==> flow/design.v <==
`timescale 1ns / 1ps
module judge(
	input [63:0]num,
	output [15:0] judge
    );
assign judge[0] = (num[3:0]==4'b0000)?1'b0:1'b1;	
assign judge[1] = (num[7:4]==4'b0000)?1'b0:1'b1;
assign judge[2] = (num[11:8]==4'b0000)?1'b0:1'b1;
assign judge[3] = (num[15:12]==4'b0000)?1'b0:1'b1;
assign judge[4] = (num[19:16]==4'b0000)?1'b0:1'b1;
assign judge[5] = (num[23:20]==4'b0000)?1'b0:1'b1;
assign judge[6] = (num[27:24]==4'b0000)?1'b0:1'b1;
assign judge[7] = (num[31:28]==4'b0000)?1'b0:1'b1;
assign judge[8] = (num[35:32]==4'b0000)?1'b0:1'b1;
assign judge[9] = (num[39:36]==4'b0000)?1'b0:1'b1;
assign judge[10] = (num[43:40]==4'b0000)?1'b0:1'b1;
assign judge[11] = (num[47:44]==4'b0000)?1'b0:1'b1;
assign judge[12] = (num[51:48]==4'b0000)?1'b0:1'b1;
assign judge[13] = (num[55:52]==4'b0000)?1'b0:1'b1;
assign judge[14] = (num[59:56]==4'b0000)?1'b0:1'b1;
assign judge[15] = (num[63:60]==4'b0000)?1'b0:1'b1;
endmodule
`timescale 1ns / 1ps
module GameModeEazy(
input wire clk,
input wire rst,
input wire load,
input wire [63:0] load_board,
input wire [3:0]btn,
input wire [3:0]mode,
output wire [63:0] num,
output wire [15:0] judge
    );
reg [63:0] num_reg; 
reg [63:0] num_reg_last;
reg [3:0]position_reg;
reg [1:0]count;
assign num = num_reg;
judge m0(.num(num),.judge(judge));
always @ (posedge clk)
if (rst) begin
	num_reg = 64'b0001000000000000000000000000000000000000000000000000000000010000;
	count = 2'b00;
end
else if (load) begin
	num_reg = load_board;
end
else if (mode==4'b0011) begin
	if (count==2'b11) count=2'b00; else count=count+1'b1;
	num_reg_last=num_reg;
		if (btn[0]==1)
		begin		
			if (num_reg[3:0]==4'b0000)
				begin
					num_reg[3:0]=num_reg[19:16];
					num_reg[19:16]=4'b0000;
				end
			if (num_reg[7:4]==4'b0000)
				begin
					num_reg[7:4]=num_reg[23:20];
					num_reg[23:20]=4'b0000;
				end	
			if (num_reg[11:8]==4'b0000)
				begin
					num_reg[11:8]=num_reg[27:24];
					num_reg[27:24]=4'b0000;
				end	
			if (num_reg[15:12]==4'b0000)
				begin
					num_reg[15:12]=num_reg[31:28];
					num_reg[31:28]=4'b0000;
				end	
			if (num_reg[19:16]==4'b0000)
				begin
					num_reg[19:16]=num_reg[35:32];
					num_reg[35:32]=4'b0000;
				end
			if (num_reg[23:20]==4'b0000)
				begin
					num_reg[23:20]=num_reg[39:36];
					num_reg[39:36]=4'b0000;
				end	
			if (num_reg[27:24]==4'b0000)
				begin
					num_reg[27:24]=num_reg[43:40];
					num_reg[43:40]=4'b0000;
				end	
			if (num_reg[31:28]==4'b0000)
				begin
					num_reg[31:28]=num_reg[47:44];
					num_reg[47:44]=4'b0000;
				end	
			if (num_reg[3:0]==4'b0000)
				begin
					num_reg[3:0]=num_reg[19:16];
					num_reg[19:16]=4'b0000;
				end
			if (num_reg[7:4]==4'b0000)
				begin
					num_reg[7:4]=num_reg[23:20];
					num_reg[23:20]=4'b0000;
				end	
			if (num_reg[11:8]==4'b0000)
				begin
					num_reg[11:8]=num_reg[27:24];
					num_reg[27:24]=4'b0000;
				end	
			if (num_reg[15:12]==4'b0000)
				begin
					num_reg[15:12]=num_reg[31:28];
					num_reg[31:28]=4'b0000;
				end	
			if (num_reg[35:32]==4'b0000)
				begin
					num_reg[35:32]=num_reg[51:48];
					num_reg[51:48]=4'b0000;
				end
			if (num_reg[39:36]==4'b0000)
				begin
					num_reg[39:36]=num_reg[55:52];
					num_reg[55:52]=4'b0000;
				end	
			if (num_reg[43:40]==4'b0000)
				begin
					num_reg[43:40]=num_reg[59:56];
					num_reg[59:56]=4'b0000;
				end	
			if (num_reg[47:44]==4'b0000)
				begin
					num_reg[47:44]=num_reg[63:60];
					num_reg[63:60]=4'b0000;
				end		
			if (num_reg[19:16]==4'b0000)
				begin
					num_reg[19:16]=num_reg[35:32];
					num_reg[35:32]=4'b0000;
				end
			if (num_reg[23:20]==4'b0000)
				begin
					num_reg[23:20]=num_reg[39:36];
					num_reg[39:36]=4'b0000;
				end	
			if (num_reg[27:24]==4'b0000)
				begin
					num_reg[27:24]=num_reg[43:40];
					num_reg[43:40]=4'b0000;
				end	
			if (num_reg[31:28]==4'b0000)
				begin
					num_reg[31:28]=num_reg[47:44];
					num_reg[47:44]=4'b0000;
				end	
			if (num_reg[3:0]==4'b0000)
				begin
					num_reg[3:0]=num_reg[19:16];
					num_reg[19:16]=4'b0000;
				end
			if (num_reg[7:4]==4'b0000)
				begin
					num_reg[7:4]=num_reg[23:20];
					num_reg[23:20]=4'b0000;
				end	
			if (num_reg[11:8]==4'b0000)
				begin
					num_reg[11:8]=num_reg[27:24];
					num_reg[27:24]=4'b0000;
				end	
			if (num_reg[15:12]==4'b0000)
				begin
					num_reg[15:12]=num_reg[31:28];
					num_reg[31:28]=4'b0000;
				end	
			if (num_reg[3:0]==num_reg[19:16] && num_reg[3:0]!=4'b0000)
				begin
					num_reg[3:0]=num_reg[3:0]+1'b1;
					num_reg[19:16]=4'b0000;
				end
			if (num_reg[7:4]==num_reg[23:20] && num_reg[7:4]!=4'b0000)
				begin
					num_reg[7:4]=num_reg[7:4]+1'b1;
					num_reg[23:20]=4'b0000;
				end	
			if (num_reg[11:8]==num_reg[27:24] && num_reg[11:8]!=4'b0000)
				begin
					num_reg[11:8]=num_reg[11:8]+1'b1;
					num_reg[27:24]=4'b0000;
				end	
			if (num_reg[15:12]==num_reg[31:28] && num_reg[15:12]!=4'b0000)
				begin
					num_reg[15:12]=num_reg[15:12]+1'b1;
					num_reg[31:28]=4'b0000;
				end	
			if (num_reg[35:32]==num_reg[19:16] && num_reg[35:32]!=4'b0000)
				begin
					num_reg[19:16]=num_reg[19:16]+1'b1;
					num_reg[35:32]=4'b0000;
				end
			if (num_reg[23:20]==num_reg[39:36] && num_reg[23:20]!=4'b000)
				begin
					num_reg[23:20]=num_reg[23:20]+1'b1;
					num_reg[39:36]=4'b0000;
				end	
			if (num_reg[43:40]==num_reg[27:24] && num_reg[43:40]!=4'b0000)
				begin
					num_reg[27:24]=num_reg[27:24]+1'b1;
					num_reg[43:40]=4'b0000;
				end	
			if (num_reg[47:44]==num_reg[31:28] && num_reg[47:44]!=4'b0000)
				begin
					num_reg[31:28]=num_reg[31:28]+1'b1;
					num_reg[47:44]=4'b0000;
				end	
			if (num_reg[35:32]==num_reg[51:48] && num_reg[35:32]!=4'b0000)
				begin
					num_reg[35:32]=num_reg[35:32]+1'b1;
					num_reg[51:48]=4'b0000;
				end
			if (num_reg[55:52]==num_reg[39:36] && num_reg[55:52]!=4'b0000) 
				begin
					num_reg[39:36]=num_reg[39:36]+1'b1;
					num_reg[55:52]=4'b0000;
				end	
			if (num_reg[43:40]==num_reg[59:56] && num_reg[43:40]!=4'b0000)
				begin
					num_reg[43:40]=num_reg[43:40]+1'b1;
					num_reg[59:56]=4'b0000;
				end	
			if (num_reg[47:44]==num_reg[63:60] && num_reg[47:44]!=4'b0000)
				begin
					num_reg[47:44]=num_reg[47:44]+1'b1;
					num_reg[63:60]=4'b0000;
				end		
			if (num_reg[3:0]==4'b0000)
				begin
					num_reg[3:0]=num_reg[19:16];
					num_reg[19:16]=4'b0000;
				end
			if (num_reg[7:4]==4'b0000)
				begin
					num_reg[7:4]=num_reg[23:20];
					num_reg[23:20]=4'b0000;
				end	
			if (num_reg[11:8]==4'b0000)
				begin
					num_reg[11:8]=num_reg[27:24];
					num_reg[27:24]=4'b0000;
				end	
			if (num_reg[15:12]==4'b0000)
				begin
					num_reg[15:12]=num_reg[31:28];
					num_reg[31:28]=4'b0000;
				end	
			if (num_reg[19:16]==4'b0000)
				begin
					num_reg[19:16]=num_reg[35:32];
					num_reg[35:32]=4'b0000;
				end
			if (num_reg[23:20]==4'b0000)
				begin
					num_reg[23:20]=num_reg[39:36];
					num_reg[39:36]=4'b0000;
				end	
			if (num_reg[27:24]==4'b0000)
				begin
					num_reg[27:24]=num_reg[43:40];
					num_reg[43:40]=4'b0000;
				end	
			if (num_reg[31:28]==4'b0000)
				begin
					num_reg[31:28]=num_reg[47:44];
					num_reg[47:44]=4'b0000;
				end	
			if (num_reg[3:0]==4'b0000)
				begin
					num_reg[3:0]=num_reg[19:16];
					num_reg[19:16]=4'b0000;
				end
			if (num_reg[7:4]==4'b0000)
				begin
					num_reg[7:4]=num_reg[23:20];
					num_reg[23:20]=4'b0000;
				end	
			if (num_reg[11:8]==4'b0000)
				begin
					num_reg[11:8]=num_reg[27:24];
					num_reg[27:24]=4'b0000;
				end	
			if (num_reg[15:12]==4'b0000)
				begin
					num_reg[15:12]=num_reg[31:28];
					num_reg[31:28]=4'b0000;
				end	
			if (num_reg[35:32]==4'b0000)
				begin
					num_reg[35:32]=num_reg[51:48];
					num_reg[51:48]=4'b0000;
				end
			if (num_reg[39:36]==4'b0000)
				begin
					num_reg[39:36]=num_reg[55:52];
					num_reg[55:52]=4'b0000;
				end	
			if (num_reg[43:40]==4'b0000)
				begin
					num_reg[43:40]=num_reg[59:56];
					num_reg[59:56]=4'b0000;
				end	
			if (num_reg[47:44]==4'b0000)
				begin
					num_reg[47:44]=num_reg[63:60];
					num_reg[63:60]=4'b0000;
				end		
			if (num_reg[19:16]==4'b0000)
				begin
					num_reg[19:16]=num_reg[35:32];
					num_reg[35:32]=4'b0000;
				end
			if (num_reg[23:20]==4'b0000)
				begin
					num_reg[23:20]=num_reg[39:36];
					num_reg[39:36]=4'b0000;
				end	
			if (num_reg[27:24]==4'b0000)
				begin
					num_reg[27:24]=num_reg[43:40];
					num_reg[43:40]=4'b0000;
				end	
			if (num_reg[31:28]==4'b0000)
				begin
					num_reg[31:28]=num_reg[47:44];
					num_reg[47:44]=4'b0000;
				end	
			if (num_reg[3:0]==4'b0000)
				begin
					num_reg[3:0]=num_reg[19:16];
					num_reg[19:16]=4'b0000;
				end
			if (num_reg[7:4]==4'b0000)
				begin
					num_reg[7:4]=num_reg[23:20];
					num_reg[23:20]=4'b0000;
				end	
			if (num_reg[11:8]==4'b0000)
				begin
					num_reg[11:8]=num_reg[27:24];
					num_reg[27:24]=4'b0000;
				end	
			if (num_reg[15:12]==4'b0000)
				begin
					num_reg[15:12]=num_reg[31:28];
					num_reg[31:28]=4'b0000;
				end	
			end		
	else if (btn[1]==1)
		begin	
			if (num_reg[51:48]==4'b0000)
				begin
					num_reg[51:48]=num_reg[35:32];
					num_reg[35:32]=4'b0000;
				end
			if (num_reg[55:52]==4'b0000)
				begin
					num_reg[55:52]=num_reg[39:36];
					num_reg[39:36]=4'b0000;
				end	
			if (num_reg[59:56]==4'b0000)
				begin
					num_reg[59:56]=num_reg[43:40];
					num_reg[43:40]=4'b0000;
				end	
			if (num_reg[63:60]==4'b0000)
				begin
					num_reg[63:60]=num_reg[47:44];
					num_reg[47:44]=4'b0000;
				end	
			if (num_reg[35:32]==4'b0000)
				begin
					num_reg[35:32]=num_reg[19:16];
					num_reg[19:16]=4'b0000;
				end
			if (num_reg[39:36]==4'b0000)
				begin
					num_reg[39:36]=num_reg[23:20];
					num_reg[23:20]=4'b0000;
				end	
			if (num_reg[43:40]==4'b0000)
				begin
					num_reg[43:40]=num_reg[27:24];
					num_reg[27:24]=4'b0000;
				end	
			if (num_reg[47:44]==4'b0000)
				begin
					num_reg[47:44]=num_reg[31:28];
					num_reg[31:28]=4'b0000;
				end	
			if (num_reg[51:48]==4'b0000)
				begin
					num_reg[51:48]=num_reg[35:32];
					num_reg[35:32]=4'b0000;
				end
			if (num_reg[55:52]==4'b0000)
				begin
					num_reg[55:52]=num_reg[39:36];
					num_reg[39:36]=4'b0000;
				end	
			if (num_reg[59:56]==4'b0000)
				begin
					num_reg[59:56]=num_reg[43:40];
					num_reg[43:40]=4'b0000;
				end	
			if (num_reg[63:60]==4'b0000)
				begin
					num_reg[63:60]=num_reg[47:44];
					num_reg[47:44]=4'b0000;
				end	
			if (num_reg[19:16]==4'b0000)
				begin
					num_reg[19:16]=num_reg[3:0];
					num_reg[3:0]=4'b0000;
				end
			if (num_reg[23:20]==4'b0000)
				begin
					num_reg[23:20]=num_reg[7:4];
					num_reg[7:4]=4'b0000;
				end	
			if (num_reg[27:24]==4'b0000)
				begin
					num_reg[27:24]=num_reg[11:8];
					num_reg[11:8]=4'b0000;
				end	
			if (num_reg[31:28]==4'b0000)
				begin
					num_reg[31:28]=num_reg[15:12];
					num_reg[15:12]=4'b0000;
				end		
			if (num_reg[35:32]==4'b0000)
				begin
					num_reg[35:32]=num_reg[19:16];
					num_reg[19:16]=4'b0000;
				end
			if (num_reg[39:36]==4'b0000)
				begin
					num_reg[39:36]=num_reg[23:20];
					num_reg[23:20]=4'b0000;
				end	
			if (num_reg[43:40]==4'b0000)
				begin
					num_reg[43:40]=num_reg[27:24];
					num_reg[27:24]=4'b0000;
				end	
			if (num_reg[47:44]==4'b0000)
				begin
					num_reg[47:44]=num_reg[31:28];
					num_reg[31:28]=4'b0000;
				end	
			if (num_reg[51:48]==4'b0000)
				begin
					num_reg[51:48]=num_reg[35:32];
					num_reg[35:32]=4'b0000;
				end
			if (num_reg[55:52]==4'b0000)
				begin
					num_reg[55:52]=num_reg[39:36];
					num_reg[39:36]=4'b0000;
				end	
			if (num_reg[59:56]==4'b0000)
				begin
					num_reg[59:56]=num_reg[43:40];
					num_reg[43:40]=4'b0000;
				end	
			if (num_reg[63:60]==4'b0000)
				begin
					num_reg[63:60]=num_reg[47:44];
					num_reg[47:44]=4'b0000;
				end	
			if (num_reg[51:48]==num_reg[35:32] && num_reg[51:48]!=4'b0000)
				begin
					num_reg[51:48]=num_reg[51:48]+1'b1;
					num_reg[35:32]=4'b0000;
				end
			if (num_reg[55:52]==num_reg[39:36] && num_reg[55:52]!=4'b0000)
				begin
					num_reg[55:52]=num_reg[55:52]+1'b1;
					num_reg[39:36]=4'b0000;
				end	
			if (num_reg[59:56]==num_reg[43:40] && num_reg[59:56]!=4'b0000)
				begin
					num_reg[59:56]=num_reg[59:56]+1'b1;
					num_reg[43:40]=4'b0000;
				end	
			if (num_reg[63:60]==num_reg[47:44] && num_reg[63:60]!=4'b0000)
				begin
					num_reg[63:60]=num_reg[63:60]+1'b1;
					num_reg[47:44]=4'b0000;
				end	
			if (num_reg[35:32]==num_reg[19:16] && num_reg[35:32]!=4'b0000)
				begin
					num_reg[35:32]=num_reg[35:32]+1'b1;
					num_reg[19:16]=4'b0000;
				end
			if (num_reg[39:36]==num_reg[23:20] && num_reg[39:36]!=4'b0000)
				begin
					num_reg[39:36]=num_reg[39:36]+1'b1;
					num_reg[23:20]=4'b0000;
				end	
			if (num_reg[43:40]==num_reg[27:24] && num_reg[43:40]!=4'b0000)
				begin
					num_reg[43:40]=num_reg[43:40]+1'b1;
					num_reg[27:24]=4'b0000;
				end	
			if (num_reg[47:44]==num_reg[31:28] && num_reg[47:44]!=4'b0000)
				begin
					num_reg[47:44]=num_reg[47:44]+1'b1;
					num_reg[31:28]=4'b0000;
				end	
			if (num_reg[19:16]==num_reg[3:0] && num_reg[19:16]!=4'b0000)
				begin
					num_reg[19:16]=num_reg[19:16]+1'b1;
					num_reg[3:0]=4'b0000;
				end
			if (num_reg[23:20]==num_reg[7:4] && num_reg[23:20]!=4'b0000)
				begin
					num_reg[23:20]=num_reg[23:20]+1'b1;
					num_reg[7:4]=4'b0000;
				end	
			if (num_reg[27:24]==num_reg[11:8] && num_reg[27:24]!=4'b0000)
				begin
					num_reg[27:24]=num_reg[27:24]+1'b1;
					num_reg[11:8]=4'b0000;
				end	
			if (num_reg[31:28]==num_reg[15:12] && num_reg[31:28]!=4'b0000)
				begin
					num_reg[31:28]=num_reg[31:28]+1'b1;
					num_reg[15:12]=4'b0000;
				end		
			if (num_reg[51:48]==4'b0000)
				begin
					num_reg[51:48]=num_reg[35:32];
					num_reg[35:32]=4'b0000;
				end
			if (num_reg[55:52]==4'b0000)
				begin
					num_reg[55:52]=num_reg[39:36];
					num_reg[39:36]=4'b0000;
				end	
			if (num_reg[59:56]==4'b0000)
				begin
					num_reg[59:56]=num_reg[43:40];
					num_reg[43:40]=4'b0000;
				end	
			if (num_reg[63:60]==4'b0000)
				begin
					num_reg[63:60]=num_reg[47:44];
					num_reg[47:44]=4'b0000;
				end	
			if (num_reg[35:32]==4'b0000)
				begin
					num_reg[35:32]=num_reg[19:16];
					num_reg[19:16]=4'b0000;
				end
			if (num_reg[39:36]==4'b0000)
				begin
					num_reg[39:36]=num_reg[23:20];
					num_reg[23:20]=4'b0000;
				end	
			if (num_reg[43:40]==4'b0000)
				begin
					num_reg[43:40]=num_reg[27:24];
					num_reg[27:24]=4'b0000;
				end	
			if (num_reg[47:44]==4'b0000)
				begin
					num_reg[47:44]=num_reg[31:28];
					num_reg[31:28]=4'b0000;
				end	
			if (num_reg[51:48]==4'b0000)
				begin
					num_reg[51:48]=num_reg[35:32];
					num_reg[35:32]=4'b0000;
				end
			if (num_reg[55:52]==4'b0000)
				begin
					num_reg[55:52]=num_reg[39:36];
					num_reg[39:36]=4'b0000;
				end	
			if (num_reg[59:56]==4'b0000)
				begin
					num_reg[59:56]=num_reg[43:40];
					num_reg[43:40]=4'b0000;
				end	
			if (num_reg[63:60]==4'b0000)
				begin
					num_reg[63:60]=num_reg[47:44];
					num_reg[47:44]=4'b0000;
				end	
			if (num_reg[19:16]==4'b0000)
				begin
					num_reg[19:16]=num_reg[3:0];
					num_reg[3:0]=4'b0000;
				end
			if (num_reg[23:20]==4'b0000)
				begin
					num_reg[23:20]=num_reg[7:4];
					num_reg[7:4]=4'b0000;
				end	
			if (num_reg[27:24]==4'b0000)
				begin
					num_reg[27:24]=num_reg[11:8];
					num_reg[11:8]=4'b0000;
				end	
			if (num_reg[31:28]==4'b0000)
				begin
					num_reg[31:28]=num_reg[15:12];
					num_reg[15:12]=4'b0000;
				end		
			if (num_reg[35:32]==4'b0000)
				begin
					num_reg[35:32]=num_reg[19:16];
					num_reg[19:16]=4'b0000;
				end
			if (num_reg[39:36]==4'b0000)
				begin
					num_reg[39:36]=num_reg[23:20];
					num_reg[23:20]=4'b0000;
				end	
			if (num_reg[43:40]==4'b0000)
				begin
					num_reg[43:40]=num_reg[27:24];
					num_reg[27:24]=4'b0000;
				end	
			if (num_reg[47:44]==4'b0000)
				begin
					num_reg[47:44]=num_reg[31:28];
					num_reg[31:28]=4'b0000;
				end	
			if (num_reg[51:48]==4'b0000)
				begin
					num_reg[51:48]=num_reg[35:32];
					num_reg[35:32]=4'b0000;
				end
			if (num_reg[55:52]==4'b0000)
				begin
					num_reg[55:52]=num_reg[39:36];
					num_reg[39:36]=4'b0000;
				end	
			if (num_reg[59:56]==4'b0000)
				begin
					num_reg[59:56]=num_reg[43:40];
					num_reg[43:40]=4'b0000;
				end	
			if (num_reg[63:60]==4'b0000)
				begin
					num_reg[63:60]=num_reg[47:44];
					num_reg[47:44]=4'b0000;
				end	
			end	
	else if(btn[2]==1)
	begin
			if (num_reg[3:0]==4'b0000)
				begin
					num_reg[3:0]=num_reg[7:4];
					num_reg[7:4]=4'b0000;
				end
			if (num_reg[19:16]==4'b0000)
				begin
					num_reg[19:16]=num_reg[23:20];
					num_reg[23:20]=4'b0000;
				end	
			if (num_reg[35:32]==4'b0000)
				begin
					num_reg[35:32]=num_reg[39:36];
					num_reg[39:36]=4'b0000;
				end	
			if (num_reg[51:48]==4'b0000)
				begin
					num_reg[51:48]=num_reg[55:52];
					num_reg[55:52]=4'b0000;
				end	
			if (num_reg[7:4]==4'b0000)
				begin
					num_reg[7:4]=num_reg[11:8];
					num_reg[11:8]=4'b0000;
				end
			if (num_reg[23:20]==4'b0000)
				begin
					num_reg[23:20]=num_reg[27:24];
					num_reg[27:24]=4'b0000;
				end	
			if (num_reg[39:36]==4'b0000)
				begin
					num_reg[39:36]=num_reg[43:40];
					num_reg[43:40]=4'b0000;
				end	
			if (num_reg[55:52]==4'b0000)
				begin
					num_reg[55:52]=num_reg[59:56];
					num_reg[59:56]=4'b0000;
				end	
			if (num_reg[3:0]==4'b0000)
				begin
					num_reg[3:0]=num_reg[7:4];
					num_reg[7:4]=4'b0000;
				end
			if (num_reg[19:16]==4'b0000)
				begin
					num_reg[19:16]=num_reg[23:20];
					num_reg[23:20]=4'b0000;
				end	
			if (num_reg[35:32]==4'b0000)
				begin
					num_reg[35:32]=num_reg[39:36];
					num_reg[39:36]=4'b0000;
				end	
			if (num_reg[51:48]==4'b0000)
				begin
					num_reg[51:48]=num_reg[55:52];
					num_reg[55:52]=4'b0000;
				end	
			if (num_reg[11:8]==4'b0000)
				begin
					num_reg[11:8]=num_reg[15:12];
					num_reg[15:12]=4'b0000;
				end
			if (num_reg[27:24]==4'b0000)
				begin
					num_reg[27:24]=num_reg[31:28];
					num_reg[31:28]=4'b0000;
				end	
			if (num_reg[43:40]==4'b0000)
				begin
					num_reg[43:40]=num_reg[47:44];
					num_reg[47:44]=4'b0000;
				end	
			if (num_reg[59:56]==4'b0000)
				begin
					num_reg[59:56]=num_reg[63:60];
					num_reg[63:60]=4'b0000;
				end		
			if (num_reg[7:4]==4'b0000)
				begin
					num_reg[7:4]=num_reg[11:8];
					num_reg[11:8]=4'b0000;
				end
			if (num_reg[23:20]==4'b0000)
				begin
					num_reg[23:20]=num_reg[27:24];
					num_reg[27:24]=4'b0000;
				end	
			if (num_reg[39:36]==4'b0000)
				begin
					num_reg[39:36]=num_reg[43:40];
					num_reg[43:40]=4'b0000;
				end	
			if (num_reg[55:52]==4'b0000)
				begin
					num_reg[55:52]=num_reg[59:56];
					num_reg[59:56]=4'b0000;
				end	
			if (num_reg[3:0]==4'b0000)
				begin
					num_reg[3:0]=num_reg[7:4];
					num_reg[7:4]=4'b0000;
				end
			if (num_reg[19:16]==4'b0000)
				begin
					num_reg[19:16]=num_reg[23:20];
					num_reg[23:20]=4'b0000;
				end	
			if (num_reg[35:32]==4'b0000)
				begin
					num_reg[35:32]=num_reg[39:36];
					num_reg[39:36]=4'b0000;
				end	
			if (num_reg[51:48]==4'b0000)
				begin
					num_reg[51:48]=num_reg[55:52];
					num_reg[55:52]=4'b0000;
				end	
			if (num_reg[3:0]==num_reg[7:4] && num_reg[3:0]!=4'b0000)
				begin
					num_reg[3:0]=num_reg[3:0]+1'b1;
					num_reg[7:4]=4'b0000;
				end
			if (num_reg[19:16]==num_reg[23:20] && num_reg[19:16]!=4'b0000)
				begin
					num_reg[19:16]=num_reg[19:16]+1'b1;
					num_reg[23:20]=4'b0000;
				end	
			if (num_reg[35:32]==num_reg[39:36] && num_reg[35:32]!=4'b0000)
				begin
					num_reg[35:32]=num_reg[35:32]+1'b1;
					num_reg[39:36]=4'b0000;
				end	
			if (num_reg[51:48]==num_reg[55:52] && num_reg[51:48]!=4'b0000)
				begin
					num_reg[51:48]=num_reg[51:48]+1'b1;
					num_reg[55:52]=4'b0000;
				end	
			if (num_reg[7:4]==num_reg[11:8] && num_reg[7:4]!=4'b0000)
				begin
					num_reg[7:4]=num_reg[7:4]+1'b1;
					num_reg[11:8]=4'b0000;
				end
			if (num_reg[23:20]==num_reg[27:24] && num_reg[23:20]!=4'b0000)
				begin
					num_reg[23:20]=num_reg[23:20]+1'b1;
					num_reg[27:24]=4'b0000;
				end	
			if (num_reg[39:36]==num_reg[43:40] && num_reg[39:36]!=4'b0000)
				begin
					num_reg[39:36]=num_reg[39:36]+1'b1;
					num_reg[43:40]=4'b0000;
				end	
			if (num_reg[55:52]==num_reg[59:56] && num_reg[55:52]!=4'b0000)
				begin
					num_reg[55:52]=num_reg[55:52]+1'b1;
					num_reg[59:56]=4'b0000;
				end	
			if (num_reg[11:8]==num_reg[15:12] && num_reg[11:8]!=4'b0000)
				begin
					num_reg[11:8]=num_reg[11:8]+1'b1;
					num_reg[15:12]=4'b0000;
				end
			if (num_reg[27:24]==num_reg[31:28] && num_reg[27:24]!=4'b0000)
				begin
					num_reg[27:24]=num_reg[27:24]+1'b1;
					num_reg[31:28]=4'b0000;
				end	
			if (num_reg[43:40]==num_reg[47:44] && num_reg[43:40]!=4'b0000)
				begin
					num_reg[43:40]=num_reg[43:40]+1'b1;
					num_reg[47:44]=4'b0000;
				end	
			if (num_reg[59:56]==num_reg[63:60] && num_reg[59:56]!=4'b0000)
				begin
					num_reg[59:56]=num_reg[59:56]+1'b1;
					num_reg[63:60]=4'b0000;
				end		
			if (num_reg[3:0]==4'b0000)
				begin
					num_reg[3:0]=num_reg[7:4];
					num_reg[7:4]=4'b0000;
				end
			if (num_reg[19:16]==4'b0000)
				begin
					num_reg[19:16]=num_reg[23:20];
					num_reg[23:20]=4'b0000;
				end	
			if (num_reg[35:32]==4'b0000)
				begin
					num_reg[35:32]=num_reg[39:36];
					num_reg[39:36]=4'b0000;
				end	
			if (num_reg[51:48]==4'b0000)
				begin
					num_reg[51:48]=num_reg[55:52];
					num_reg[55:52]=4'b0000;
				end	
			if (num_reg[7:4]==4'b0000)
				begin
					num_reg[7:4]=num_reg[11:8];
					num_reg[11:8]=4'b0000;
				end
			if (num_reg[23:20]==4'b0000)
				begin
					num_reg[23:20]=num_reg[27:24];
					num_reg[27:24]=4'b0000;
				end	
			if (num_reg[39:36]==4'b0000)
				begin
					num_reg[39:36]=num_reg[43:40];
					num_reg[43:40]=4'b0000;
				end	
			if (num_reg[55:52]==4'b0000)
				begin
					num_reg[55:52]=num_reg[59:56];
					num_reg[59:56]=4'b0000;
				end	
			if (num_reg[3:0]==4'b0000)
				begin
					num_reg[3:0]=num_reg[7:4];
					num_reg[7:4]=4'b0000;
				end
			if (num_reg[19:16]==4'b0000)
				begin
					num_reg[19:16]=num_reg[23:20];
					num_reg[23:20]=4'b0000;
				end	
			if (num_reg[35:32]==4'b0000)
				begin
					num_reg[35:32]=num_reg[39:36];
					num_reg[39:36]=4'b0000;
				end	
			if (num_reg[51:48]==4'b0000)
				begin
					num_reg[51:48]=num_reg[55:52];
					num_reg[55:52]=4'b0000;
				end	
			if (num_reg[11:8]==4'b0000)
				begin
					num_reg[11:8]=num_reg[15:12];
					num_reg[15:12]=4'b0000;
				end
			if (num_reg[27:24]==4'b0000)
				begin
					num_reg[27:24]=num_reg[31:28];
					num_reg[31:28]=4'b0000;
				end	
			if (num_reg[43:40]==4'b0000)
				begin
					num_reg[43:40]=num_reg[47:44];
					num_reg[47:44]=4'b0000;
				end	
			if (num_reg[59:56]==4'b0000)
				begin
					num_reg[59:56]=num_reg[63:60];
					num_reg[63:60]=4'b0000;
				end		
			if (num_reg[7:4]==4'b0000)
				begin
					num_reg[7:4]=num_reg[11:8];
					num_reg[11:8]=4'b0000;
				end
			if (num_reg[23:20]==4'b0000)
				begin
					num_reg[23:20]=num_reg[27:24];
					num_reg[27:24]=4'b0000;
				end	
			if (num_reg[39:36]==4'b0000)
				begin
					num_reg[39:36]=num_reg[43:40];
					num_reg[43:40]=4'b0000;
				end	
			if (num_reg[55:52]==4'b0000)
				begin
					num_reg[55:52]=num_reg[59:56];
					num_reg[59:56]=4'b0000;
				end	
			if (num_reg[3:0]==4'b0000)
				begin
					num_reg[3:0]=num_reg[7:4];
					num_reg[7:4]=4'b0000;
				end
			if (num_reg[19:16]==4'b0000)
				begin
					num_reg[19:16]=num_reg[23:20];
					num_reg[23:20]=4'b0000;
				end	
			if (num_reg[35:32]==4'b0000)
				begin
					num_reg[35:32]=num_reg[39:36];
					num_reg[39:36]=4'b0000;
				end	
			if (num_reg[51:48]==4'b0000)
				begin
					num_reg[51:48]=num_reg[55:52];
					num_reg[55:52]=4'b0000;
				end	
		end	
	else if(btn[3]==1)
	begin		
			if (num_reg[15:12]==4'b0000)
				begin
					num_reg[15:12]=num_reg[11:8];
					num_reg[11:8]=4'b0000;
				end
			if (num_reg[31:28]==4'b0000)
				begin
					num_reg[31:28]=num_reg[27:24];
					num_reg[27:24]=4'b0000;
				end	
			if (num_reg[47:44]==4'b0000)
				begin
					num_reg[47:44]=num_reg[43:40];
					num_reg[43:40]=4'b0000;
				end	
			if (num_reg[63:60]==4'b0000)
				begin
					num_reg[63:60]=num_reg[59:56];
					num_reg[59:56]=4'b0000;
				end	
			if (num_reg[11:8]==4'b0000)
				begin
					num_reg[11:8]=num_reg[7:4];
					num_reg[7:4]=4'b0000;
				end
			if (num_reg[27:24]==4'b0000)
				begin
					num_reg[27:24]=num_reg[23:20];
					num_reg[23:20]=4'b0000;
				end	
			if (num_reg[43:40]==4'b0000)
				begin
					num_reg[43:40]=num_reg[39:36];
					num_reg[39:36]=4'b0000;
				end	
			if (num_reg[59:56]==4'b0000)
				begin
					num_reg[59:56]=num_reg[55:52];
					num_reg[55:52]=4'b0000;
				end	
			if (num_reg[15:12]==4'b0000)
				begin
					num_reg[15:12]=num_reg[11:8];
					num_reg[11:8]=4'b0000;
				end
			if (num_reg[31:28]==4'b0000)
				begin
					num_reg[31:28]=num_reg[27:24];
					num_reg[27:24]=4'b0000;
				end	
			if (num_reg[47:44]==4'b0000)
				begin
					num_reg[47:44]=num_reg[43:40];
					num_reg[43:40]=4'b0000;
				end	
			if (num_reg[63:60]==4'b0000)
				begin
					num_reg[63:60]=num_reg[59:56];
					num_reg[59:56]=4'b0000;
				end	
			if (num_reg[7:4]==4'b0000)
				begin
					num_reg[7:4]=num_reg[3:0];
					num_reg[3:0]=4'b0000;
				end
			if (num_reg[23:20]==4'b0000)
				begin
					num_reg[23:20]=num_reg[19:16];
					num_reg[19:16]=4'b0000;
				end	
			if (num_reg[39:36]==4'b0000)
				begin
					num_reg[39:36]=num_reg[35:32];
					num_reg[35:32]=4'b0000;
				end	
			if (num_reg[55:52]==4'b0000)
				begin
					num_reg[55:52]=num_reg[51:48];
					num_reg[51:48]=4'b0000;
				end		
			if (num_reg[11:8]==4'b0000)
				begin
					num_reg[11:8]=num_reg[7:4];
					num_reg[7:4]=4'b0000;
				end
			if (num_reg[27:24]==4'b0000)
				begin
					num_reg[27:24]=num_reg[23:20];
					num_reg[23:20]=4'b0000;
				end	
			if (num_reg[43:40]==4'b0000)
				begin
					num_reg[43:40]=num_reg[39:36];
					num_reg[39:36]=4'b0000;
				end	
			if (num_reg[59:56]==4'b0000)
				begin
					num_reg[59:56]=num_reg[55:52];
					num_reg[55:52]=4'b0000;
				end	
			if (num_reg[15:12]==4'b0000)
				begin
					num_reg[15:12]=num_reg[11:8];
					num_reg[11:8]=4'b0000;
				end
			if (num_reg[31:28]==4'b0000)
				begin
					num_reg[31:28]=num_reg[27:24];
					num_reg[27:24]=4'b0000;
				end	
			if (num_reg[47:44]==4'b0000)
				begin
					num_reg[47:44]=num_reg[43:40];
					num_reg[43:40]=4'b0000;
				end	
			if (num_reg[63:60]==4'b0000)
				begin
					num_reg[63:60]=num_reg[59:56];
					num_reg[59:56]=4'b0000;
				end	
			if (num_reg[15:12]==num_reg[11:8] && num_reg[15:12]!=4'b0000)
				begin
					num_reg[15:12]=num_reg[15:12]+1'b1;
					num_reg[11:8]=4'b0000;
				end
			if (num_reg[31:28]==num_reg[27:24] && num_reg[31:28]!=4'b0000)
				begin
					num_reg[31:28]=num_reg[31:28]+1'b1;
					num_reg[27:24]=4'b0000;
				end	
			if (num_reg[47:44]==num_reg[43:40] && num_reg[47:44]!=4'b0000)
				begin
					num_reg[47:44]=num_reg[47:44]+1'b1;
					num_reg[43:40]=4'b0000;
				end	
			if (num_reg[63:60]==num_reg[59:56] && num_reg[63:60]!=4'b0000)
				begin
					num_reg[63:60]=num_reg[63:60]+1'b1;
					num_reg[59:56]=4'b0000;
				end	
			if (num_reg[11:8]==num_reg[7:4] && num_reg[11:8]!=4'b0000)
				begin
					num_reg[11:8]=num_reg[11:8]+1'b1;
					num_reg[7:4]=4'b0000;
				end
			if (num_reg[27:24]==num_reg[23:20] && num_reg[27:24]!=4'b0000)
				begin
					num_reg[27:24]=num_reg[27:24]+1'b1;
					num_reg[23:20]=4'b0000;
				end	
			if (num_reg[43:40]==num_reg[39:36] && num_reg[43:40]!=4'b0000)
				begin
					num_reg[43:40]=num_reg[43:40]+1'b1;
					num_reg[39:36]=4'b0000;
				end	
			if (num_reg[59:56]==num_reg[55:52] && num_reg[59:56]!=4'b0000)
				begin
					num_reg[59:56]=num_reg[59:56]+1'b1;
					num_reg[55:52]=4'b0000;
				end	
			if (num_reg[7:4]==num_reg[3:0] && num_reg[7:4]!=4'b0000)
				begin
					num_reg[7:4]=num_reg[7:4]+1'b1;
					num_reg[3:0]=4'b0000;
				end
			if (num_reg[23:20]==num_reg[19:16] && num_reg[23:20]!=4'b0000)
				begin
					num_reg[23:20]=num_reg[23:20]+1'b1;
					num_reg[19:16]=4'b0000;
				end	
			if (num_reg[39:36]==num_reg[35:32] && num_reg[39:36]!=4'b0000)
				begin
					num_reg[39:36]=num_reg[39:36]+1'b1;
					num_reg[35:32]=4'b0000;
				end	
			if (num_reg[55:52]==num_reg[51:48] && num_reg[55:52]!=4'b0000)
				begin
					num_reg[55:52]=num_reg[55:52]+1'b1;
					num_reg[51:48]=4'b0000;
				end		
			if (num_reg[15:12]==4'b0000)
				begin
					num_reg[15:12]=num_reg[11:8];
					num_reg[11:8]=4'b0000;
				end
			if (num_reg[31:28]==4'b0000)
				begin
					num_reg[31:28]=num_reg[27:24];
					num_reg[27:24]=4'b0000;
				end	
			if (num_reg[47:44]==4'b0000)
				begin
					num_reg[47:44]=num_reg[43:40];
					num_reg[43:40]=4'b0000;
				end	
			if (num_reg[63:60]==4'b0000)
				begin
					num_reg[63:60]=num_reg[59:56];
					num_reg[59:56]=4'b0000;
				end	
			if (num_reg[11:8]==4'b0000)
				begin
					num_reg[11:8]=num_reg[7:4];
					num_reg[7:4]=4'b0000;
				end
			if (num_reg[27:24]==4'b0000)
				begin
					num_reg[27:24]=num_reg[23:20];
					num_reg[23:20]=4'b0000;
				end	
			if (num_reg[43:40]==4'b0000)
				begin
					num_reg[43:40]=num_reg[39:36];
					num_reg[39:36]=4'b0000;
				end	
			if (num_reg[59:56]==4'b0000)
				begin
					num_reg[59:56]=num_reg[55:52];
					num_reg[55:52]=4'b0000;
				end	
			if (num_reg[15:12]==4'b0000)
				begin
					num_reg[15:12]=num_reg[11:8];
					num_reg[11:8]=4'b0000;
				end
			if (num_reg[31:28]==4'b0000)
				begin
					num_reg[31:28]=num_reg[27:24];
					num_reg[27:24]=4'b0000;
				end	
			if (num_reg[47:44]==4'b0000)
				begin
					num_reg[47:44]=num_reg[43:40];
					num_reg[43:40]=4'b0000;
				end	
			if (num_reg[63:60]==4'b0000)
				begin
					num_reg[63:60]=num_reg[59:56];
					num_reg[59:56]=4'b0000;
				end	
			if (num_reg[7:4]==4'b0000)
				begin
					num_reg[7:4]=num_reg[3:0];
					num_reg[3:0]=4'b0000;
				end
			if (num_reg[23:20]==4'b0000)
				begin
					num_reg[23:20]=num_reg[19:16];
					num_reg[19:16]=4'b0000;
				end	
			if (num_reg[39:36]==4'b0000)
				begin
					num_reg[39:36]=num_reg[35:32];
					num_reg[35:32]=4'b0000;
				end	
			if (num_reg[55:52]==4'b0000)
				begin
					num_reg[55:52]=num_reg[51:48];
					num_reg[51:48]=4'b0000;
				end		
			if (num_reg[11:8]==4'b0000)
				begin
					num_reg[11:8]=num_reg[7:4];
					num_reg[7:4]=4'b0000;
				end
			if (num_reg[27:24]==4'b0000)
				begin
					num_reg[27:24]=num_reg[23:20];
					num_reg[23:20]=4'b0000;
				end	
			if (num_reg[43:40]==4'b0000)
				begin
					num_reg[43:40]=num_reg[39:36];
					num_reg[39:36]=4'b0000;
				end	
			if (num_reg[59:56]==4'b0000)
				begin
					num_reg[59:56]=num_reg[55:52];
					num_reg[55:52]=4'b0000;
				end	
			if (num_reg[15:12]==4'b0000)
				begin
					num_reg[15:12]=num_reg[11:8];
					num_reg[11:8]=4'b0000;
				end
			if (num_reg[31:28]==4'b0000)
				begin
					num_reg[31:28]=num_reg[27:24];
					num_reg[27:24]=4'b0000;
				end	
			if (num_reg[47:44]==4'b0000)
				begin
					num_reg[47:44]=num_reg[43:40];
					num_reg[43:40]=4'b0000;
				end	
			if (num_reg[63:60]==4'b0000)
				begin
					num_reg[63:60]=num_reg[59:56];
					num_reg[59:56]=4'b0000;
				end	
		end	
		if (num_reg !=num_reg_last) begin
		if (count==2'b00) position_reg=4'b0000;
		if (count==2'b01) position_reg=4'b0101;
		if (count==2'b10) position_reg=4'b1010;
		if (count==2'b11) position_reg=4'b1111;
		if (num_reg[4*position_reg+3]!=0 || num_reg[4*position_reg+2]!=0 || num_reg[4*position_reg+1]!=0 ||num_reg[4*position_reg]!=0) position_reg=(position_reg==4'b1111)?4'b0000:position_reg+1'b1;
		if (num_reg[4*position_reg+3]!=0 || num_reg[4*position_reg+2]!=0 || num_reg[4*position_reg+1]!=0 ||num_reg[4*position_reg]!=0) position_reg=(position_reg==4'b1111)?4'b0000:position_reg+1'b1;
		if (num_reg[4*position_reg+3]!=0 || num_reg[4*position_reg+2]!=0 || num_reg[4*position_reg+1]!=0 ||num_reg[4*position_reg]!=0) position_reg=(position_reg==4'b1111)?4'b0000:position_reg+1'b1;
		if (num_reg[4*position_reg+3]!=0 || num_reg[4*position_reg+2]!=0 || num_reg[4*position_reg+1]!=0 ||num_reg[4*position_reg]!=0) position_reg=(position_reg==4'b1111)?4'b0000:position_reg+1'b1;
		if (num_reg[4*position_reg+3]!=0 || num_reg[4*position_reg+2]!=0 || num_reg[4*position_reg+1]!=0 ||num_reg[4*position_reg]!=0) position_reg=(position_reg==4'b1111)?4'b0000:position_reg+1'b1;
		if (num_reg[4*position_reg+3]!=0 || num_reg[4*position_reg+2]!=0 || num_reg[4*position_reg+1]!=0 ||num_reg[4*position_reg]!=0) position_reg=(position_reg==4'b1111)?4'b0000:position_reg+1'b1;
		if (num_reg[4*position_reg+3]!=0 || num_reg[4*position_reg+2]!=0 || num_reg[4*position_reg+1]!=0 ||num_reg[4*position_reg]!=0) position_reg=(position_reg==4'b1111)?4'b0000:position_reg+1'b1;
		if (num_reg[4*position_reg+3]!=0 || num_reg[4*position_reg+2]!=0 || num_reg[4*position_reg+1]!=0 ||num_reg[4*position_reg]!=0) position_reg=(position_reg==4'b1111)?4'b0000:position_reg+1'b1;
		if (num_reg[4*position_reg+3]!=0 || num_reg[4*position_reg+2]!=0 || num_reg[4*position_reg+1]!=0 ||num_reg[4*position_reg]!=0) position_reg=(position_reg==4'b1111)?4'b0000:position_reg+1'b1;
		if (num_reg[4*position_reg+3]!=0 || num_reg[4*position_reg+2]!=0 || num_reg[4*position_reg+1]!=0 ||num_reg[4*position_reg]!=0) position_reg=(position_reg==4'b1111)?4'b0000:position_reg+1'b1;
		if (num_reg[4*position_reg+3]!=0 || num_reg[4*position_reg+2]!=0 || num_reg[4*position_reg+1]!=0 ||num_reg[4*position_reg]!=0) position_reg=(position_reg==4'b1111)?4'b0000:position_reg+1'b1;
		if (num_reg[4*position_reg+3]!=0 || num_reg[4*position_reg+2]!=0 || num_reg[4*position_reg+1]!=0 ||num_reg[4*position_reg]!=0) position_reg=(position_reg==4'b1111)?4'b0000:position_reg+1'b1;
		if (num_reg[4*position_reg+3]!=0 || num_reg[4*position_reg+2]!=0 || num_reg[4*position_reg+1]!=0 ||num_reg[4*position_reg]!=0) position_reg=(position_reg==4'b1111)?4'b0000:position_reg+1'b1;
		if (num_reg[4*position_reg+3]!=0 || num_reg[4*position_reg+2]!=0 || num_reg[4*position_reg+1]!=0 ||num_reg[4*position_reg]!=0) position_reg=(position_reg==4'b1111)?4'b0000:position_reg+1'b1;
		if (num_reg[4*position_reg+3]!=0 || num_reg[4*position_reg+2]!=0 || num_reg[4*position_reg+1]!=0 ||num_reg[4*position_reg]!=0) position_reg=(position_reg==4'b1111)?4'b0000:position_reg+1'b1;
		if (num_reg[4*position_reg+3]!=0 || num_reg[4*position_reg+2]!=0 || num_reg[4*position_reg+1]!=0 ||num_reg[4*position_reg]!=0) position_reg=(position_reg==4'b1111)?4'b0000:position_reg+1'b1;
		if (num_reg[3:0]>4'b0111 || num_reg[7:4]>4'b0111 || num_reg[11:8]>4'b0111 || num_reg[15:12]>4'b0111 || 
			 num_reg[19:16]>4'b0111 || num_reg[23:20]>4'b0111 || num_reg[27:24]>4'b0111 || num_reg[31:28]>4'b0111 ||
			 num_reg[35:32]>4'b0111 || num_reg[39:36]>4'b0111 || num_reg[43:40]>4'b0111 || num_reg[47:44]>4'b0111 ||
			 num_reg[51:48]>4'b0111 || num_reg[55:52]>4'b0111 || num_reg[59:56]>4'b0111 || num_reg[63:60]>4'b0111)
		num_reg[4*position_reg +: 4]=4'b0010;
		else
		num_reg[4*position_reg +: 4]=4'b0001;
	end	
end	
endmodule
--- tool output ---
From RTL to reports: GameModeEazy --
Module GameModeEazy before and after one edit of its RTL, step after step. Lines under "before" count in the file above, lines under "after" in the edited file. "change": "after" minus "before" as printed here. Operators carry their Yosys type and port widths (W data, S select, Z words). Library cell names are shortened. The mark n/a stands for no value.
Design: top GameModeEazy, clock input clk, cell library sky130hd, library corner tt_025C_1v80

Edit of the RTL --
The edit as a unified diff against the file above. A script made this edit. It changes what the design does and was not meant as an optimisation.
begin of diff
@@ -33,5 +33,5 @@
     );
 reg [63:0] num_reg; 
-reg [63:0] num_reg_last;
+reg [31:0] num_reg_last;
 reg [3:0]position_reg;
 reg [1:0]count;
end of diff

Word level --
Source: Yosys, flattened and elaborated, memories not mapped. Widths are those after wreduce. Registers that Yosys merges into a memory's read port (data or address) are not register bits. Print and check cells do not count. Equal cells are merged and count once.
Bit counts:
- register bits after elaboration | before 70, after 70, change 0
- bits in latches | before 0, after 0, change 0
- bits in writable memories | before 0, after 0, change 0
- ROM bits | before 0, after 0, change 0
- word width x clocked read ports | before 0, after 0, change 0
- memories | before 0, after 0, change 0
- bits of input ports | before 75, after 75, change 0
- output and inout port bits | before 80, after 80, change 0
- elaborated cells | before 2891, after 2891, change 0
Operators by class:
- $add $sub $neg | before 114, after 114, change 0
- multiply operators | before 0, after 0, change 0
- div/mod/pow operators | before 0, after 0, change 0
- order comparisons | before 16, after 16, change 0
- eq/ne operators | before 70, after 70, change 0
- shifts and indexed selects | before 67, after 67, change 0
- multiplexer cells | before 2260, after 2260, change 0
- bitwise gates (word level) | before 6, after 6, change 0
- reductions and logical operators | before 355, after 355, change 0
Operators with widths:
- $ne A64 B64 Y1 | before 1, after 0, change -1
- $ne A64 B32 Y1 | before 0, after 1, change +1
- $mux W4 | before 2228, after 2228, change 0
- $logic_not A4 Y1 | before 192, after 192, change 0
- $add A4 B1 Y4 const B | before 64, after 64, change 0
- $logic_or A1 B1 Y1 | before 63, after 63, change 0
- $eq A4 B4 Y1 | before 48, after 48, change 0
- $logic_and A1 B1 Y1 | before 48, after 48, change 0
- $reduce_bool A4 Y1 | before 48, after 48, change 0
- $shiftx A64 B8 Y1 | before 48, after 48, change 0
- $add A6 B2 Y7 const B | before 32, after 32, change 0
- $add A6 B1 Y7 const B | before 16, after 16, change 0
- $eq A4 B4 Y1 const B | before 16, after 16, change 0
- $gt A4 B3 Y1 const B | before 16, after 16, change 0
- $mux W1 | before 16, after 16, change 0
- $shiftx A64 B7 Y1 | before 16, after 16, change 0
- $mux W8 | before 8, after 8, change 0
- $mux W2 | before 4, after 4, change 0
- $mux W64 | before 4, after 4, change 0
- $eq A2 B2 Y1 const B | before 3, after 3, change 0
- $not A1 Y1 | before 2, after 2, change 0
- $or A64 B64 Y64 | before 2, after 2, change 0
- $add A2 B1 Y2 const B | before 1, after 1, change 0
- $and A64 B64 Y64 | before 1, after 1, change 0
- $eq A2 B1 Y1 const B | before 1, after 1, change 0
- $eq A4 B2 Y1 const B | before 1, after 1, change 0
- $logic_not A2 Y1 | before 1, after 1, change 0
- $neg A6 Y33 | before 1, after 1, change 0
The list need not be complete.

Depth --
Yosys ltp: most cells in a row. Word level: on the elaborated netlist, between registers, memories and ports. Mapped: between sequential cells and ports; inverters and the memories' decode and read muxes count.
Depth:
- depth in word-level cells | before 245, after 245, change 0
- ABC_AREA | before 0, after 0
- mapped depth | before 133, after 167, change +34
- depth with buffers taken out | before 119, after 141, change +22

After synthesis --
Source: synth_stat.txt of the flow (Yosys; design flattened, memories mapped). It holds for the ABC_AREA given above (unset counts as 0); a run with the other value may have another netlist.
Mapped netlist:
- standard cells after synthesis | before 6829, after 7087, change +258
- chip area (Yosys) (um^2) | before 44996.9, after 45648.8, change +651.9
- area of sequential cells (um^2) | before 1411.4, after 1321.3, change -90.1
- flip-flop cells | before 69, after 66, change -3
- buffer cells | before 463, after 480, change +17
Cells by type:
- clkbuf_1 | before 288, after 207, change -81
- nand2_1 | before 592, after 646, change +54
- a21oi_1 | before 620, after 568, change -52
- mux4_2 | before 51, after 3, change -48
- nor3_1 | before 287, after 332, change +45
- nor2_1 | before 602, after 645, change +43
- nor4_1 | before 61, after 97, change +36
- buf_4 | before 24, after 59, change +35
- inv_1 | before 231, after 264, change +33
- mux2i_1 | before 164, after 131, change -33
- buf_6 | before 14, after 42, change +28
- xnor2_1 | before 236, after 209, change -27
- o21ai_0 | before 368, after 393, change +25
- mux2_2 | before 55, after 30, change -25
- or3_1 | before 63, after 87, change +24
- nand3_1 | before 267, after 289, change +22
- buf_2 | before 94, after 112, change +18
- o311a_1 | before 7, after 25, change +18
The list need not be complete. By module: a second synthesis without flattening, with its own total; a netlist apart from the flattened one above.
Unflattened totals:
- cells (unflattened synthesis) | before 7373, after 7032, change -341
- area total of the unflattened synthesis (um^2) | before 47649.4, after 46450.8, change -1198.6
Rows give one instance, submodules left out.
Modules, before:
- GameModeEazy | instances 1, cells 7357, area 47529.3 um^2, seq. area 1411.4 um^2
- judge | instances 1, cells 16, area 120.1 um^2, seq. area 0.0 um^2
Modules, after:
- GameModeEazy | instances 1, cells 7016, area 46330.7 um^2, seq. area 1411.4 um^2
- judge | instances 1, cells 16, area 120.1 um^2, seq. area 0.0 um^2

Worst setup path after synthesis --
OpenSTA on the mapped netlist: ideal clock, no wires. The path of least setup slack (recovery checks aside). Input and output delay are each 20% of the period. Register names are those of the netlist, which keeps one name where synthesis merged equal registers.
Path after synthesis:
- path type | before flip-flop to flip-flop, after flip-flop to flip-flop
- from | before register num_reg[2], after register num_reg[20]
- to | before register num_reg[1], after register num_reg[1]
- period (ns) | before 28.0, after 28.0, change 0.0
- library setup time (ns) | before 0.128, after 0.128, change 0.000
- time at the first pin (ns) | before 0.000, after 0.000, change 0.000
- arrival time (ns) | before 27.735, after 29.948, change +2.213
- data required time (ns) | before 27.872, after 27.872, change 0.000
- slack (ns) | before 0.138, after -2.075, change -2.213
- path delay (ns) | before 27.863, after 30.076, change +2.213
- stages | before 119, after 158, change +39
- buffers on the path | before 22, after 29, change +7
- period reached after synthesis (ns) | before 27.862, after 30.075, change +2.213
"path delay" is the arrival time less input delay plus setup time. "stages": output pins that drive a net of the path, with the launching flip-flop's if there is one; two outputs of one cell count as two. "period reached after synthesis" is the clock period less the worst setup slack; recovery checks do not enter. This is arithmetic on one report: input and output delays are still those of the set period (20% each). A register here has more assigning lines than the two given. Where a signal picks the word or bit written, the line may be left out of the assigning lines.
Between the ends, after synthesis, before: cell sequence dfxtp_1 -> buf_2 -> nor4_4 -> inv_2 -> buf_2 -> buf_2 -> buf_2 -> buf_6 -> clkbuf_1 -> a221oi_1 -> a21oi_1 -> ha_1 -> or4_1 -> o211ai_1 -> and3_1 -> buf_2 -> or2_1 -> clkbuf_1 -> [83 not listed] -> xnor2_1 -> inv_1 -> ha_1 -> a22oi_1 -> a211oi_1 -> nand3_1 -> o22ai_1 -> nor4_1 -> or4_1 -> a21oi_1 -> ha_1 -> or2_2 -> inv_1 -> nand4b_1 -> a2111oi_1 -> mux2_2 -> a221oi_1 -> nor2_1
Ends and longest elaborated chain, after synthesis, before:
- start, declared | RTL line 34 | reg [63:0] num_reg;
- start, assigned | RTL line 46 | num_reg = load_board;
- start, assigned | RTL line 55 | num_reg[3:0]=num_reg[19:16];
- end, assigned | RTL line 46
- end, assigned | RTL line 55
- end, declared | RTL line 34
before: Chain of elaborated cells between the ends: none given. Nets of the timed path that keep an RTL name, with a line that drives or declares them; the list need not be complete.
Named nets, after synthesis, before:
- judge[0] | RTL line 6 | assign judge[0] = (num[3:0]==4'b0000)?1'b0:1'b1;
Between the ends, after synthesis, after: cell sequence dfxtp_1 -> buf_6 -> nor4_4 -> inv_2 -> buf_4 -> buf_2 -> a31oi_1 -> nor2_1 -> clkbuf_1 -> o31a_1 -> o21ai_0 -> inv_1 -> ha_1 -> nand2_1 -> a211oi_1 -> a2111oi_1 -> and3_1 -> buf_2 -> [122 not listed] -> o211ai_1 -> o311a_1 -> buf_4 -> inv_1 -> ha_1 -> and2_1 -> nand2_1 -> a21oi_1 -> nand3_1 -> a22oi_1 -> ha_1 -> or2_2 -> buf_4 -> nor3_1 -> and3_1 -> mux2_1 -> a221oi_1 -> nor2_1
Ends and longest elaborated chain, after synthesis, after:
- start, declared | RTL line 34 | reg [63:0] num_reg;
- start, assigned | RTL line 46 | num_reg = load_board;
- start, assigned | RTL line 80 | num_reg[23:20]=num_reg[39:36];
- end, assigned | RTL line 46
- end, assigned | RTL line 55 | num_reg[3:0]=num_reg[19:16];
- end, declared | RTL line 34
after: Chain of elaborated cells between the ends: none given.
Named nets, after synthesis, after:
- judge[5] | RTL line 11 | assign judge[5] = (num[23:20]==4'b0000)?1'b0:1'b1;

Timing after layout --
From the final timing report of the runs of set A: the path of least setup slack in the routed layout; clock arrival at registers is part of the times.
Path after layout:
- path type | before flip-flop to flip-flop, after input port to flip-flop
- from | before register num_reg[21], after input port btn[2]
- to | before register num_reg[44], after register num_reg[8]
- period (ns) | before 28.0, after 28.0, change 0.0
- input delay (ns) | after 5.60
- library setup time (ns) | before 0.11, after 0.07, change -0.04
- time at the first pin (ns) | before 0.42, after 5.60, change +5.18
- arrival time (ns) | before 27.26, after 27.82, change +0.56
- data required time (ns) | before 28.31, after 28.33, change +0.02
- slack (ns) | before 1.04, after 0.51, change -0.53
- stages | before 116, after 108, change -8
- buffers on the path | before 20, after 24, change +4
A register here has more assigning lines than the two given. Where a signal picks the word or bit written, the line may be left out of the assigning lines.
Between the ends, after layout, before: cell sequence dfxtp_1 -> nor4_4 -> buf_6 -> xnor2_1 -> a22o_2 -> o41ai_4 -> a21oi_2 -> ha_1 -> o211ai_1 -> a31o_2 -> a21oi_4 -> nand2_1 -> ha_1 -> a2111oi_1 -> a22oi_1 -> o22ai_1 -> o221a_2 -> nand2_1 -> [80 not listed] -> o22ai_1 -> mux4_2 -> xnor2_4 -> buf_4 -> mux2i_1 -> o22ai_1 -> or4_1 -> a21oi_1 -> buf_4 -> nor2_1 -> ha_1 -> or2_2 -> a21o_1 -> nor4_2 -> buf_4 -> mux2i_1 -> a221oi_1 -> nor2_1
Ends and longest elaborated chain, after layout, before:
- start, declared | RTL line 34 | reg [63:0] num_reg;
- start, assigned | RTL line 46 | num_reg = load_board;
- start, assigned | RTL line 80 | num_reg[23:20]=num_reg[39:36];
- end, assigned | RTL line 46
- end, assigned | RTL line 130 | num_reg[47:44]=num_reg[63:60];
- end, declared | RTL line 34
before: Chain of elaborated cells between the ends: none given.
Between the ends, after layout, after: cell sequence buf_2 -> clkinvlp_4 -> buf_4 -> nand2_8 -> buf_4 -> o211ai_1 -> a211oi_4 -> a211o_1 -> buf_4 -> nand3b_1 -> a21oi_1 -> nor2_4 -> buf_4 -> o32a_1 -> a211o_1 -> nand2_2 -> buf_4 -> a21oi_1 -> [72 not listed] -> nand3_2 -> and4_4 -> buf_4 -> nor2_4 -> mux2i_2 -> nand2_1 -> o2111ai_2 -> buf_4 -> nand2_1 -> o21ai_1 -> ha_2 -> a21oi_1 -> a221o_2 -> nand2b_4 -> nor3_2 -> a41oi_1 -> nand2_1 -> a21oi_1
Ends and longest elaborated chain, after layout, after:
- start, declared | RTL line 29 | input wire [3:0]btn,
- end, assigned | RTL line 46 | num_reg = load_board;
- end, assigned | RTL line 65 | num_reg[11:8]=num_reg[27:24];
- end, declared | RTL line 34 | reg [63:0] num_reg;
after: Chain of elaborated cells between the ends: none given.

Flow runs --
Both versions went through the flow (Yosys, OpenROAD) with the same settings in each pair. Constraints: input delay and output delay 20% of the set period each, output load 0.01 pF.
Flow settings, set A: CORE_UTILIZATION 30, GPL_ROUTABILITY_DRIVEN 1, period_ns 28.0, CAP_MARGIN 20, CORE_MARGIN 2, SLEW_MARGIN 20
Results, set A:
- mapped cell area after synthesis (um^2) | before 44996.9, after 45648.8, change +651.9
- full die area (um^2) | before 153104.0, after 155299.0, change +2195.0
- standard-cell area of the final layout (um^2) | before 53441.3, after 59133.0, change +5691.7
- final utilization (%) | before 35.8, after 39.0, change +3.2
- setup slack of the critical path (ns) | before 1.045, after 0.508, change -0.537
- final worst hold slack (ns) | before 0.571, after 0.526, change -0.045
- period achieved (ns) | before 26.955, after 27.492, change +0.537
Flow settings, set B: CELL_PAD_IN_SITES_DETAIL_PLACEMENT 0, CORE_UTILIZATION 34, GPL_ROUTABILITY_DRIVEN 1, MAX_ROUTING_LAYER met5, PLACE_DENSITY 0.67, SETUP_SLACK_MARGIN 5.0, SLEW_MARGIN 15, period_ns 48.1, CAP_MARGIN 20, CORE_MARGIN 2
Results, set B:
- mapped cell area after synthesis (um^2) | before 44996.9, after 45648.8, change +651.9
- full die area (um^2) | before 135269.0, after 137207.0, change +1938.0
- standard-cell area of the final layout (um^2) | before 48823.1, after 48793.0, change -30.1
- final utilization (%) | before 37.1, after 36.6, change -0.5
- setup slack of the critical path (ns) | before 11.863, after 7.865, change -3.998
- final worst hold slack (ns) | before 0.562, after 0.520, change -0.042
- period achieved (ns) | before 36.237, after 40.235, change +3.998
"period achieved" means the clock period less the worst setup slack. The figure is calculated, with input and output delays left at 20% of the set period.
--- end ---
